==> flow/design.v <==
`timescale 1ns / 1ps
module mux(in0, in1, select, out);
    input wire select; 
    input wire [7:0] in0;
    input wire [7:0] in1;
    output reg[7:0] out;
    always @(*)
    begin
        if(select == 0)
        begin
            out <= in0;
        end
        else begin
            out <= in1;
        end
    end
endmodule
`timescale 1ns / 1ps
module mux32bit(in0, in1, select, out);
    input wire select; 
    input wire [31:0] in0;
    input wire [25:0] in1;
    output reg[31:0] out;
    always @(*)
    begin
        if(select == 0)
        begin
            out <= in0;
        end
        else begin
            out <= {{6{1'b0}},in1};
        end
    end
endmodule 
`timescale 1ns / 1ps
module mux64bit(in0, in1, select, out);
    input wire select; 
    input wire [63:0] in0;
    input wire [63:0] in1;
    output reg[63:0] out;
    always @(*)
    begin
        if(select == 0)
        begin
            out <= in0;
        end
        else begin
            out <= in1;
        end
    end
endmodule 
`timescale 1ns / 1ps
module control_unit(
    input [31:0] instruction,
    output reg 	     TypeDetect,  
    output reg       ALUSrc,     
    output reg       MemToReg,   
    output reg       MemToVecReg,  
    output reg       RegWriteEnable,   
    output reg       VecRegWriteEnable,  
    output reg       VecWrite,    
    output reg       MemWrite,   
    output reg       Branch,     
    output reg [5:0] ALUOp,      
    output reg       Jump        
);
wire [5:0] opcode;
assign opcode = instruction [31:26];
reg [15:0]  controlSignal;
always @(*)
begin
    case (opcode)
    6'b000000: controlSignal = 16'b0010010000000000;  
    6'b000001: controlSignal = 16'b0010010000000010;  
    6'b000010: controlSignal = 16'b0010010000000100;  
    6'b000100: controlSignal = 16'b0010010000001000;  
    6'b000101: controlSignal = 16'b0010010000001010;  
    6'b000110: controlSignal = 16'b0010010000001100;  
    6'b001000: controlSignal = 16'b0010010000010000;  
    6'b001001: controlSignal = 16'b0010010000010010;  
    6'b001010: controlSignal = 16'b0010010000010100;  
    6'b001011: controlSignal = 16'b0010010000010110;  
    6'b010000: controlSignal = 16'b0100000000100000;  
    6'b010001: controlSignal = 16'b0100000000100010;  
    6'b010010: controlSignal = 16'b0100000000100100;  
    6'b001101: controlSignal = 16'b0011010000000000;  
    6'b001110: controlSignal = 16'b0011010000001000;  
    6'b001111: controlSignal = 16'b0011010000001100;  
    6'b100011: controlSignal = 16'b0011000010010110;  
    6'b011111: controlSignal = 16'b0011000010010100;  
    6'b101101: controlSignal = 16'b1001000000000000;  
    6'b101110: controlSignal = 16'b0001000100000000;  
    6'b100101: controlSignal = 16'b0001100000000000;  
    6'b100110: controlSignal = 16'b0001001000000000;  
    6'b101000: controlSignal = 16'b0011010000010100;  
    6'b110000: controlSignal = 16'b0000000011100001;  
    6'b101100: controlSignal = 16'b0000001100000000;  
    6'b101111: controlSignal = 16'b1000100000000000;  
    default:   controlSignal = 16'b0000000000000000;  
    endcase
end
always @(*)
    begin
	MemToVecReg = controlSignal[15];
	VecRegWriteEnable = controlSignal[14];
	TypeDetect = controlSignal[13];
        ALUSrc   = controlSignal[12];
        MemToReg = controlSignal[11];
        RegWriteEnable = controlSignal[10];
        MemWrite = controlSignal[9];
        VecWrite  = controlSignal[8];
        Branch   = controlSignal[7];
        ALUOp    = controlSignal[6:1];
        Jump     = controlSignal[0];
    end
endmodule
`timescale 1ns / 1ps
module ProgramCounter(
    input clk,
    input reset,
    input zero,
    input branch,
    input jump,
    input [31:0] regAddress,
    output reg [31:0] pc 
);
    wire [31:0] pcPlus4;
    wire [1:0] pcControl;
    assign pcPlus4 = pc + 4;
    assign pcControl = (jump | (branch==1 & zero == 1)) ? 2'b01 : 2'b00;
    always @(posedge clk)
    begin
        if(reset == 1)
            pc <= 32'h00000000;
        else
        begin
            case(pcControl)
                2'b01: pc <= regAddress;                                                     
                default: pc <= pcPlus4;                                                      
            endcase
        end
    end
endmodule
`timescale 1ns / 1ps
module Register_File(
        clk,
        read_addr1,
        read_addr2,
        read_data1,
        read_data2,
        write_addr,
        write_data,
        write_enable
    );
input wire clk;
input wire [4:0]  read_addr1;
input wire [4:0]  read_addr2;
input wire [4:0]  write_addr;
input wire [7:0] write_data;
input wire        write_enable;
output reg [7:0] read_data1;
output reg [7:0] read_data2;
    reg [7:0] Register_File [30:0];  
always @(*)
    begin
    read_data1 = 8'b00000000;
    read_data2 = 8'b00000000;
    if (read_addr1 != 5'b11111) begin
        read_data1 = Register_File[read_addr1];
    end 
    if (read_addr2 != 5'b11111) begin
        read_data2 = Register_File[read_addr2]; 
    end
    end
always @(posedge(clk))
    begin
    if (write_enable) begin
        if (write_addr != 5'b11111) begin
            Register_File[write_addr] <= write_data;   
        end
    end
   end
endmodule
`timescale 1ns / 1ps
module VectorRegisterFile(
        clk,
        read_data1,
        read_data2,
	read_addr1,
	read_addr2,
        write_data,
	write_addr,
        write_enable
    );
input wire clk;
input wire [63:0] write_data;
input wire        write_enable;
input wire [4:0] write_addr;
input wire [4:0] read_addr1;
input wire [4:0] read_addr2;
output reg [63:0] read_data1;
output reg [63:0] read_data2;
reg [63:0] Register_File [2:0];  
always @(*)
    begin
     read_data1 = {64{1'b0}};
     read_data2 = {64{1'b0}};
     if (read_addr1 < 5'd3) begin
	    read_data1 = Register_File[read_addr1[1:0]];
    	end	
     if (read_addr2 < 5'd3) begin
    	read_data2 = Register_File[read_addr2[1:0]];	
    	end
end
always @(posedge(clk))
    begin
        if (write_enable) begin
    	    if (write_addr < 5'd3) begin
    	        Register_File[write_addr[1:0]] <= write_data;  
    	    end 
        end
    end
endmodule
`timescale 1ns / 1ps
module ALU(clk,a, b, alufn, enable, otp, zero, overflow);
    input wire clk;
    input wire [7:0] a;
    input wire [7:0] b;
    input wire [5:0] alufn;  
    input wire 	     enable;
    output reg [7:0] otp;
    output reg zero;  
    output reg overflow;
    always @(*)
    begin
	otp = {8{1'b0}};
	zero = 1'b0;
	overflow = 1'b0;
	if(enable) begin
        casex(alufn)
            6'b0000xx: begin
        if(alufn[1:0] == 2'b00)
            begin  
                otp = a + b;
                zero = (otp==0)?1:0;
                if ((a >= 0 && b >= 0 && otp < 0) || (a < 0 && b < 0 && otp >= 0))
                    overflow = 1;
                else
                    overflow = 0;
            end
        else if(alufn[1:0] == 2'b01)  
            begin
                otp = a-b;
                zero = (otp==0)?1:0;
                if ((a >= 0 && b < 0 && otp < 0) || (a < 0 && b >= 0 && otp > 0))
                    overflow = 1;
                else
                    overflow = 0;
            end
        else if (alufn[1:0] == 2'b10)  
            begin
                otp = a*b;
                zero = (otp==0)?1:0;
                overflow = 0;
            end
    end
            6'b0001xx: begin
        case (alufn[1:0])
        2'b00:  
            begin
                otp = a & b;
                overflow = 0;
                zero = (otp==0)?1:0;
            end
        2'b01:  
            begin
                otp = a | b;
                overflow = 0;
                zero = (otp==0)?1:0;
            end
        2'b10:   
                begin
                    otp = a ^ b;
                    overflow = 0;
                    zero = (otp==0)?1:0;
                end
        endcase
    end
            6'b0010xx: begin
        case(alufn[1:0])
        2'b00:  
            begin
                otp = a<<b;
                zero = (otp == 0)?1:0;
                overflow = 0;
            end
        2'b01:  
            begin
                otp = a>>b;
                zero = (otp == 0)?1:0;
                overflow = 0;
            end
        2'b10:  
            begin
                otp = (a<b)? 1:0;
                zero = (otp == 0 && a!=b)?1:0;
                overflow = 0;
            end
	2'b11:  
	    begin
		otp = (a==b)?1:0;
		zero = (otp==0)?1:0;
		overflow = 0;
	    end
        endcase
    end
            default:
            begin 
                otp = {8{1'b0}};
            end
        endcase
    end
    else begin
	otp = {8{1'b0}};
	end
end
endmodule
module VPU(
    input wire clk,
    input wire [63:0] a,
    input wire [63:0] b,
    input wire 	      enable,
    input wire [5:0] opCode,  
    output reg [63:0] out);
    reg [31:0] temp;
    always @(*) begin
	out = {64{1'b0}};
	temp = {32{1'b0}};
	if (enable) begin
	case(opCode)
	6'b010000: begin
	out[7:0] = a[7:0] + b[7:0];
	out[15:8] = a[15:8] + b[15:8];
	out[23:16] = a[23:16] + b[23:16];
	out[31:24] = a[31:24] + b[31:24];
	out[39:32] = a[39:32] + b[39:32];
	out[47:40] = a[47:40] + b[47:40];
	out[55:48] = a[55:48] + b[55:48];
	out[63:56] = a[63:56] + b[63:56];
	end
	6'b010001: begin
	out[7:0] = a[7:0] - b[7:0];
	out[15:8] = a[15:8] - b[15:8];
	out[23:16] = a[23:16] - b[23:16];
	out[31:24] = a[31:24] - b[31:24];
	out[39:32] = a[39:32] - b[39:32];
	out[47:40] = a[47:40] - b[47:40];
	out[55:48] = a[55:48] - b[55:48];
	out[63:56] = a[63:56] - b[63:56];
	end
	6'b010010: begin
	temp[15:0] = a[7:0]*b[7:0];
	temp[31:16] = temp[15:0];
	temp[15:0] = a[15:8]*b[15:8];
	temp[31:16] = temp[31:16] + temp[15:0];
	temp[15:0] = a[23:16]*b[23:16];
	temp[31:16] = temp[31:16] + temp[15:0];
	temp[15:0] = a[31:24]*b[31:24];
	temp[31:16] = temp[31:16] + temp[15:0];
	temp[15:0] = a[39:32]*b[39:32];
	temp[31:16] = temp[31:16] + temp[15:0];
	temp[15:0] = a[47:40]*b[47:40];
	temp[31:16] = temp[31:16] + temp[15:0];
	temp[15:0] = a[55:48]*b[55:48];
	temp[31:16] = temp[31:16] + temp[15:0];
	temp[15:0] = a[63:56]*b[63:56];
	temp[31:16] = temp[31:16] + temp[15:0];
	out[7:0] = temp[23:16];
	end
endcase
end
else begin
out = {64{1'b0}};
end
end
endmodule
`timescale 1ns / 1ps
module CPU( input clk,
	input rst,
	input wire [31:0] inst,
	input wire [63:0]	main_memory_input_data_path,
	output reg[63:0] main_memory_output_data_path,
	output wire[31:0] pc_inst_addr,
	output wire		Vector_Write_Access, 
	output wire		Memory_Write_Access,
	output wire		Load_Vector_Flag,
	output wire 		Load_Word_Flag,
	output wire[11:0]	Main_Memory_Address
	);
	wire[31:0]	instruction;
    	wire[31:0]	reg_data1;
	reg[31:0]	temp_reg_data1;
	wire[5:0]		Opcode;
	wire		Branch_Control;
	wire		Jump_Control;
	wire		Word_Reg_Write_Enable;
	wire		Vect_Reg_Write_Enable;
	wire		Vector_vs_Word;
	wire		Reg_Imm_Flag;
	wire[4:0]	destination_reg;
	wire[4:0] 	source_reg1;
	wire[4:0] 	source_reg2;
	wire[7:0] 	operand1;
	wire[7:0]	temp_operand2;
	wire[7:0] 	operand2;
	wire[7:0] 	alu_output_word;
	wire[7:0]	data_to_wordreg;
	wire[63:0] 	vect_operand1;
	wire[63:0]	vect_operand2;
	wire[63:0]	vpu_vec_output;
	wire[63:0]	data_to_vec_reg;
	wire 		zero;
	wire		overflow;
	wire[63:0] 	vector_output_memory;
	wire[7:0]	word_output_memory;
	wire[63:0]	vector_input_memory;
	wire[7:0]	word_input_memory;
	wire		Reg_Address_Read;
ProgramCounter prc(.clk(clk),
	.reset(rst),
	.zero(zero),
	.branch(Branch_Control),
	.jump(Jump_Control),
	.regAddress(reg_data1),
	.pc(pc_inst_addr)
);
assign instruction = inst;
control_unit control_signal(.instruction(instruction),
	.ALUOp(Opcode),
	.VecWrite(Vector_Write_Access),
	.MemWrite(Memory_Write_Access),
	.Branch(Branch_Control),
	.Jump(Jump_Control),
	.RegWriteEnable(Word_Reg_Write_Enable),
	.VecRegWriteEnable(Vect_Reg_Write_Enable),
	.MemToVecReg(Load_Vector_Flag),
	.MemToReg(Load_Word_Flag),
	.TypeDetect(Vector_vs_Word),
	.ALUSrc(Reg_Imm_Flag)
);
mux32bit RegAddselect(.select(Jump_Control),
	.in0(temp_reg_data1),
	.in1(instruction[25:0]),
	.out(reg_data1)
);
assign destination_reg = instruction[25:21];
assign source_reg1 = instruction[20:16];
assign source_reg2 = instruction[15:11];
assign word_output_memory = main_memory_input_data_path[7:0];
assign vector_output_memory = main_memory_input_data_path;
assign Reg_Address_Read = Load_Word_Flag & Load_Vector_Flag;
mux DataToReg(.select(Load_Word_Flag),
	.in0(alu_output_word),
	.in1(word_output_memory),
	.out(data_to_wordreg)
);
mux64bit VectToReg(.select(Load_Vector_Flag),
	.in0(vpu_vec_output),
	.in1(vector_output_memory),
	.out(data_to_vec_reg)
);
Register_File reg_value_retrival_And_Update(.clk(clk),
		.read_addr1(source_reg1),
		.read_addr2(source_reg2),
		.read_data1(operand1),
		.read_data2(temp_operand2),
		.write_addr(destination_reg),
		.write_data(data_to_wordreg),
		.write_enable(((Word_Reg_Write_Enable & !Vect_Reg_Write_Enable) | Load_Word_Flag) & !Reg_Address_Read)
);
mux decision_between_immediate_reg(.select(Reg_Imm_Flag),
	.in0(temp_operand2),
	.in1(instruction[15:8]),
	.out(operand2)
);
VectorRegisterFile vect_value_retrival_And_Update(.clk(clk),
		.read_addr1(source_reg1),
		.read_addr2(source_reg2),
		.read_data1(vect_operand1),
		.read_data2(vect_operand2),
		.write_addr(destination_reg),
		.write_data(data_to_vec_reg),
		.write_enable(((Vect_Reg_Write_Enable & !Word_Reg_Write_Enable) | Load_Vector_Flag) & !Reg_Address_Read)
);
ALU alu(.clk(clk),
	.a(operand1), 
	.b(operand2), 	
	.alufn(Opcode), 
	.enable(Vector_vs_Word), 
	.otp(alu_output_word), 
	.zero(zero), 
	.overflow(overflow)
);
VPU vpu(.clk(clk),
	.a(vect_operand1),
	.b(vect_operand2),
	.enable((!Vector_vs_Word) & (Vect_Reg_Write_Enable)),
	.opCode(Opcode),
	.out(vpu_vec_output)
);
assign vector_input_memory = vect_operand1;
assign word_input_memory = operand1;
always @(posedge clk) begin
	if (Load_Word_Flag & !Memory_Write_Access & Load_Vector_Flag & !Vector_Write_Access) begin
		temp_reg_data1 <= main_memory_input_data_path[31:0];
	end
end
always @(*) 
    begin
    main_memory_output_data_path = {64{1'b0}};
    if(!Load_Word_Flag & Memory_Write_Access & !Load_Vector_Flag & !Vector_Write_Access) begin
	main_memory_output_data_path[63:8] = 56'h00000000000000;
        main_memory_output_data_path[7:0] = word_input_memory;
    end 
    else if (!Load_Word_Flag & !Memory_Write_Access & !Load_Vector_Flag & Vector_Write_Access) begin
	main_memory_output_data_path = vector_input_memory;
    end
    else if ((!Load_Word_Flag & Memory_Write_Access & !Load_Vector_Flag & Vector_Write_Access)) begin
	main_memory_output_data_path[63:32] = 32'h00000000;
	main_memory_output_data_path[31:0] = pc_inst_addr;
	end
end
assign Main_Memory_Address = instruction[11:0];
endmodule
; ---- Reports on CPU
; Module CPU before and after one edit of its RTL, step after step.
; "before" refers to lines of the RTL above, "after" to lines of the edited file.
; "delta" is "after" less "before", of the values as shown; "change_rel_pct" is that difference over "before", in percent.
; Cell names lack the library's common part.
; The mark -- stands for no value.
[inputs]
design = CPU
clk_port = clk
cell_library = sky130hd
lib_corner = tt_025C_1v80

; ---- Diff
; Unified diff, file above to edited file.
; This change comes from a script, not from a designer. The edited design behaves differently; no optimisation was intended.
; begin of diff
@@ -209,5 +209,5 @@
 	    read_data1 = Register_File[read_addr1[1:0]];
     	end	
-     if (read_addr2 < 5'd3) begin
+     if (read_addr2 >= 5'd3) begin
     	read_data2 = Register_File[read_addr2[1:0]];	
     	end
; end of diff

; ---- Elaborated design
; Yosys after proc, flatten, opt, wreduce and memory -nomap, before mapping. Enables and synchronous resets that opt folds into registers are not counted as muxes. Memory bits, and registers merged into a memory's read port (data or address), are not among the register bits. Print and check cells are not counted. Equal cells are merged and count once.
; Yosys's memory passes give these memory sizes; they may raise the number of words (mostly to a power of two), join words into wider ones and drop unused or constant bits.
[bits]
columns = element, before, after, delta, change_rel_pct
row1 = regBits, 64, 64, 0, 0.00
row2 = latch_bits, 0, 0, 0, --
row3 = ramBits, 440, 440, 0, 0.00
row4 = romBits, 1024, 1024, 0, 0.00
row5 = clocked_rd_ports_x_width, 0, 0, 0, --
row6 = memories, 3, 3, 0, 0.00
[memory_table]
columns = element, before, after
row1 = memory_list, 64x16 r1 w0; reg_value_retrival_And_Update.Register_File 31x8 r2 w1; vect_value_retrival_And_Update.Register_File 3x64 r2 w1, 64x16 r1 w0; reg_value_retrival_And_Update.Register_File 31x8 r2 w1; vect_value_retrival_And_Update.Register_File 3x64 r2 w1
[classes]
columns = element, before, after, delta, change_rel_pct
row1 = add_sub_neg, 26, 26, 0, 0.00
row2 = n_mul, 9, 9, 0, 0.00
row3 = div, 0, 0, 0, --
row4 = n_cmp, 4, 4, 0, 0.00
row5 = equal, 14, 14, 0, 0.00
row6 = shifts, 2, 2, 0, 0.00
row7 = mux, 61, 61, 0, 0.00
row8 = logic, 23, 23, 0, 0.00
row9 = reduce_logical, 21, 21, 0, 0.00
[ops]
columns = operator, before, after, delta, change_rel_pct
row1 = 5-bit by 2-bit less-than comparator with 1-bit output (second input constant), 3, 2, -1, -33.33
row2 = 5-bit by 2-bit >= comparator with 1-bit output (second input constant), 0, 1, 1, --
; Unchanged operator kinds not shown: 37.

; ---- Depth
; Yosys ltp: most cells in a row. Word level: on the elaborated netlist, between registers, memories and ports. Mapped: between sequential cells and ports; inverters and the memories' decode and read muxes count.
[depth]
columns = element, before, after, delta, change_rel_pct
row1 = ltp_word, 16, 16, 0, 0.00
row2 = ABC_AREA, 0, 0, --, --
row3 = depth_mapped, 40, 40, 0, 0.00
row4 = mapped_depth_nobuf, 34, 34, 0, 0.00

; ---- After synthesis
; The flow's flattened synthesis, as Yosys stat reports it; memories are mapped. The netlist is that of the ABC_AREA named above (0 if unset); the other value can give another one.
[by_type]
columns = cell_type, before, after, delta, change_rel_pct
row1 = o211ai_1, 93, 24, -69, -74.19
row2 = nand2_1, 338, 404, 66, 19.53
row3 = nand2b_1, 92, 27, -65, -70.65
row4 = o21ai_0, 159, 216, 57, 35.85
row5 = mux2i_1, 126, 182, 56, 44.44
row6 = o2bb2ai_1, 1, 35, 34, 3400.00
row7 = nand3_1, 41, 72, 31, 75.61
row8 = mux2_2, 68, 40, -28, -41.18
row9 = nor2_1, 375, 401, 26, 6.93
row10 = and2_1, 12, 29, 17, 141.67
row11 = xor2_1, 92, 76, -16, -17.39
row12 = xnor2_1, 184, 197, 13, 7.07
row13 = o211ai_2, 14, 1, -13, -92.86
row14 = nor3_1, 30, 18, -12, -40.00
row15 = or2_2, 15, 3, -12, -80.00
row16 = a21oi_1, 89, 78, -11, -12.36
row17 = nor2b_1, 37, 26, -11, -29.73
row18 = o211a_1, 11, 1, -10, -90.91
; Unchanged cell types not shown: 8.
; The list need not be complete.
[synth_totals]
columns = element, before, after, delta, change_rel_pct
row1 = mapped_cells, 3655, 3681, 26, 0.71
row2 = synth_area_um2, 39515.4, 39192.6, -322.8, -0.82
row3 = flip_flops, 504, 504, 0, 0.00
row4 = buffers, 192, 192, 0, 0.00
; The figures by module come from a second, unflattened synthesis with its own total; it is not the netlist above.
[unflattened]
columns = element, before, after, delta, change_rel_pct
row1 = hier_cells, 3847, 3756, -91, -2.37
row2 = hier_area_um2, 42246.8, 41965.2, -281.6, -0.67
; Each row is one instance without its submodules.
[modules_before]
columns = module, n_inst, n_cells, mod_area_um2, seq_area_um2
row1 = Register_File, 1, 655, 11775.0, 7447.1
row2 = VPU, 1, 1453, 11775.0, 0.0
row3 = VectorRegisterFile, 1, 726, 9848.2, 5765.5
row4 = ALU, 1, 447, 3024.2, 0.0
row5 = ProgramCounter, 1, 228, 1779.2, 640.6
row6 = CPU, 1, 146, 1773.0, 960.9
row7 = mux64bit, 1, 71, 1077.3, 0.0
row8 = mux32bit, 1, 36, 483.0, 0.0
row9 = control_unit, 1, 67, 449.2, 0.0
row10 = mux, 2, 9, 131.4, 0.0
[modules_after]
columns = module, n_inst, n_cells, mod_area_um2, seq_area_um2
row1 = Register_File, 1, 655, 11775.0, 7447.1
row2 = VPU, 1, 1453, 11775.0, 0.0
row3 = VectorRegisterFile, 1, 637, 9631.7, 5765.5
row4 = ALU, 1, 445, 2959.1, 0.0
row5 = ProgramCounter, 1, 228, 1779.2, 640.6
row6 = CPU, 1, 146, 1773.0, 960.9
row7 = mux64bit, 1, 71, 1077.3, 0.0
row8 = mux32bit, 1, 36, 483.0, 0.0
row9 = control_unit, 1, 67, 449.2, 0.0
row10 = mux, 2, 9, 131.4, 0.0

; ---- Worst setup path after synthesis
; Source: OpenSTA report_checks on the synthesized netlist (no wires, ideal clock, input and output delay 20% of the period each), path of least setup slack; recovery checks are left aside. Register names are those of the netlist, which keeps one name where synthesis merged equal registers.
[synth_timing]
columns = element, before, after, delta, change_rel_pct
row1 = path_type, input to register, input to register, --, --
row2 = startpoint, in inst[16], in inst[11], --, --
row3 = endpoint, mem vect_value_retrival_And_Update.Register_File[0][7], mem vect_value_retrival_And_Update.Register_File[0][7], --, --
row4 = tclk_ns, 12.0, 12.0, 0.0, 0.00
row5 = in_delay_ns, 2.400, 2.400, 0.000, 0.00
row6 = setup_ns, 0.270, 0.270, 0.000, --
row7 = t_arrival_ns, 10.509, 10.803, 0.294, 2.80
row8 = t_required_ns, 11.730, 11.730, 0.000, 0.00
row9 = path_slack_ns, 1.221, 0.927, -0.294, --
row10 = path_delay_ns, 8.379, 8.673, 0.294, 3.51
row11 = driving_pins, 36, 33, -3, -8.33
row12 = n_path_buf, 6, 6, 0, 0.00
row13 = period_less_setup_slack_ns, 10.779, 11.073, 0.294, 2.73
; "path_delay_ns" is the arrival time less input delay plus setup time.
; "driving_pins": output pins that drive a net of the path, with the launching flip-flop's if there is one; two outputs of one cell count as two.
; "period_less_setup_slack_ns" = period - worst setup slack (recovery checks aside). The figure is calculated, with input and output delays left at 20% of the set period.
[synth_between_before]
path_cell_list = buf_6 buf_6 buf_6 buf_4 buf_4 buf_6 a211oi_1 or3_1 inv_1 nand2b_1 fa_1 inv_1 fa_1 ha_1 fa_1 inv_1 fa_1 inv_1 fa_1 fa_1 fa_1 fa_1 inv_1 fa_1 inv_1 ha_1 o21ai_0 nand2b_1 a21o_1 a21oi_1 xnor2_1 xnor2_1 xnor2_1 xnor2_1 xnor2_1 o21ai_1
[synth_rtl_before]
columns = element, line
row1 = start: declaration, 390  ; input wire [31:0] inst,
row2 = end: declaration, 203  ; reg [63:0] Register_File [2:0];
; before: No chain of elaborated cells between the ends is given.
[synth_between_after]
path_cell_list = buf_4 buf_2 a2111o_1 clkbuf_1 clkbuf_1 clkbuf_1 buf_1 nand3_1 fa_1 inv_1 ha_1 inv_1 fa_1 fa_1 inv_1 fa_1 fa_1 fa_1 fa_1 fa_1 inv_1 fa_1 inv_1 ha_1 o21ai_0 nand2b_1 a21o_1 a21oi_1 xnor2_1 xnor2_1 xnor3_1 xnor3_1 o21ai_1
[synth_rtl_after]
columns = element, line
row1 = start: declaration, 390  ; input wire [31:0] inst,
row2 = end: declaration, 203  ; reg [63:0] Register_File [2:0];
; after: No chain of elaborated cells between the ends is given.

; ---- Timing after layout
; From the final timing report of each run of pair 1: the path of least setup slack in the routed layout; clock arrival at registers is part of the times.
[layout_timing]
columns = element, before, after, delta, change_rel_pct
row1 = path_type, input to register, input to register, --, --
row2 = startpoint, in inst[20], in inst[15], --, --
row3 = endpoint, mem vect_value_retrival_And_Update.Register_File[2][7], mem vect_value_retrival_And_Update.Register_File[0][7], --, --
row4 = tclk_ns, 12.0, 12.0, 0.0, 0.00
row5 = in_delay_ns, 2.40, 2.40, 0.00, 0.00
row6 = setup_ns, 0.26, 0.27, 0.01, --
row7 = t_arrival_ns, 11.30, 11.28, -0.02, -0.18
row8 = t_required_ns, 12.41, 12.35, -0.06, -0.48
row9 = path_slack_ns, 1.11, 1.07, -0.04, --
row10 = driving_pins, 30, 29, -1, -3.33
row11 = n_path_buf, 3, 2, -1, -33.33
[layout_between_before]
path_cell_list = clkdlybuf4s50_1 buf_4 a2111oi_4 buf_12 and2_0 inv_1 nor2_1 fa_1 inv_1 fa_1 fa_1 inv_1 fa_1 fa_1 fa_1 fa_1 fa_1 fa_1 inv_1 fa_1 inv_1 ha_1 a21o_1 a21oi_1 xnor2_1 xnor2_1 xnor2_1 xnor2_1 xnor2_1 o21ai_1
[layout_rtl_before]
columns = element, line
row1 = start: declaration, 390  ; input wire [31:0] inst,
row2 = end: declaration, 203  ; reg [63:0] Register_File [2:0];
; before: No chain of elaborated cells between the ends is given.
[layout_between_after]
path_cell_list = clkdlybuf4s50_1 a2111o_2 buf_12 nand2_1 nor2_1 fa_1 ha_1 ha_1 fa_1 inv_1 fa_1 inv_1 fa_1 fa_1 fa_1 fa_1 inv_1 fa_1 inv_1 ha_1 o21ai_0 nand2b_1 a21o_1 a21oi_1 xnor2_1 xnor2_1 xnor3_1 xnor3_1 o21ai_1
[layout_rtl_after]
columns = element, line
row1 = start: declaration, 390  ; input wire [31:0] inst,
row2 = end: declaration, 203  ; reg [63:0] Register_File [2:0];
; after: No chain of elaborated cells between the ends is given.

; ---- Layout results
; Both versions went through the flow (Yosys, OpenROAD) with the same settings in each pair. Constraints: input delay and output delay 20% of the set period each, output load 0.01 pF.
[flow_settings_pair_1]
CORE_UTILIZATION = 40
period_ns = 12.0
CAP_MARGIN = 20
CORE_MARGIN = 2
SLEW_MARGIN = 20
[results_pair_1]
columns = element, before, after, delta, change_rel_pct
row1 = yosys.chip_area_um2, 39515.4, 39192.6, -322.8, -0.82
row2 = design_die_area_um2, 101318.0, 100502.0, -816.0, -0.81
row3 = final_cell_area_um2, 45128.3, 44964.4, -163.9, -0.36
row4 = fin_util_frac, 0.46, 0.464, 0.004, --
row5 = worstSetupSlack_ns, 1.114, 1.073, -0.041, --
row6 = final_setup_tns_ns, 0.000, 0.000, 0.000, --
row7 = achieved_period_ns, 10.886, 10.927, 0.041, 0.38
[flow_settings_pair_2]
CELL_PAD_IN_SITES_DETAIL_PLACEMENT = 2
CORE_ASPECT_RATIO = 1.69
CORE_UTILIZATION = 19
GPL_ROUTABILITY_DRIVEN = 1
GPL_TIMING_DRIVEN = 0
PLACE_DENSITY_LB_ADDON = 0.29
SETUP_SLACK_MARGIN = 0.24
SLEW_MARGIN = 5
period_ns = 11.7
CAP_MARGIN = 20
CORE_MARGIN = 2
[results_pair_2]
columns = element, before, after, delta, change_rel_pct
row1 = yosys.chip_area_um2, 39515.4, 39192.6, -322.8, -0.82
row2 = design_die_area_um2, 211764.0, 210051.0, -1713.0, -0.81
row3 = final_cell_area_um2, 49083.3, 49182.2, 98.9, 0.20
row4 = fin_util_frac, 0.238, 0.24, 0.002, --
row5 = worstSetupSlack_ns, 0.442, 0.314, -0.128, --
row6 = final_setup_tns_ns, 0.000, 0.000, 0.000, --
row7 = achieved_period_ns, 11.258, 11.386, 0.128, 1.14
; "achieved_period_ns" is the run's clock period less its worst setup slack. It is reckoned from that one timing run; input and output delays stay at 20% of the period that was set.
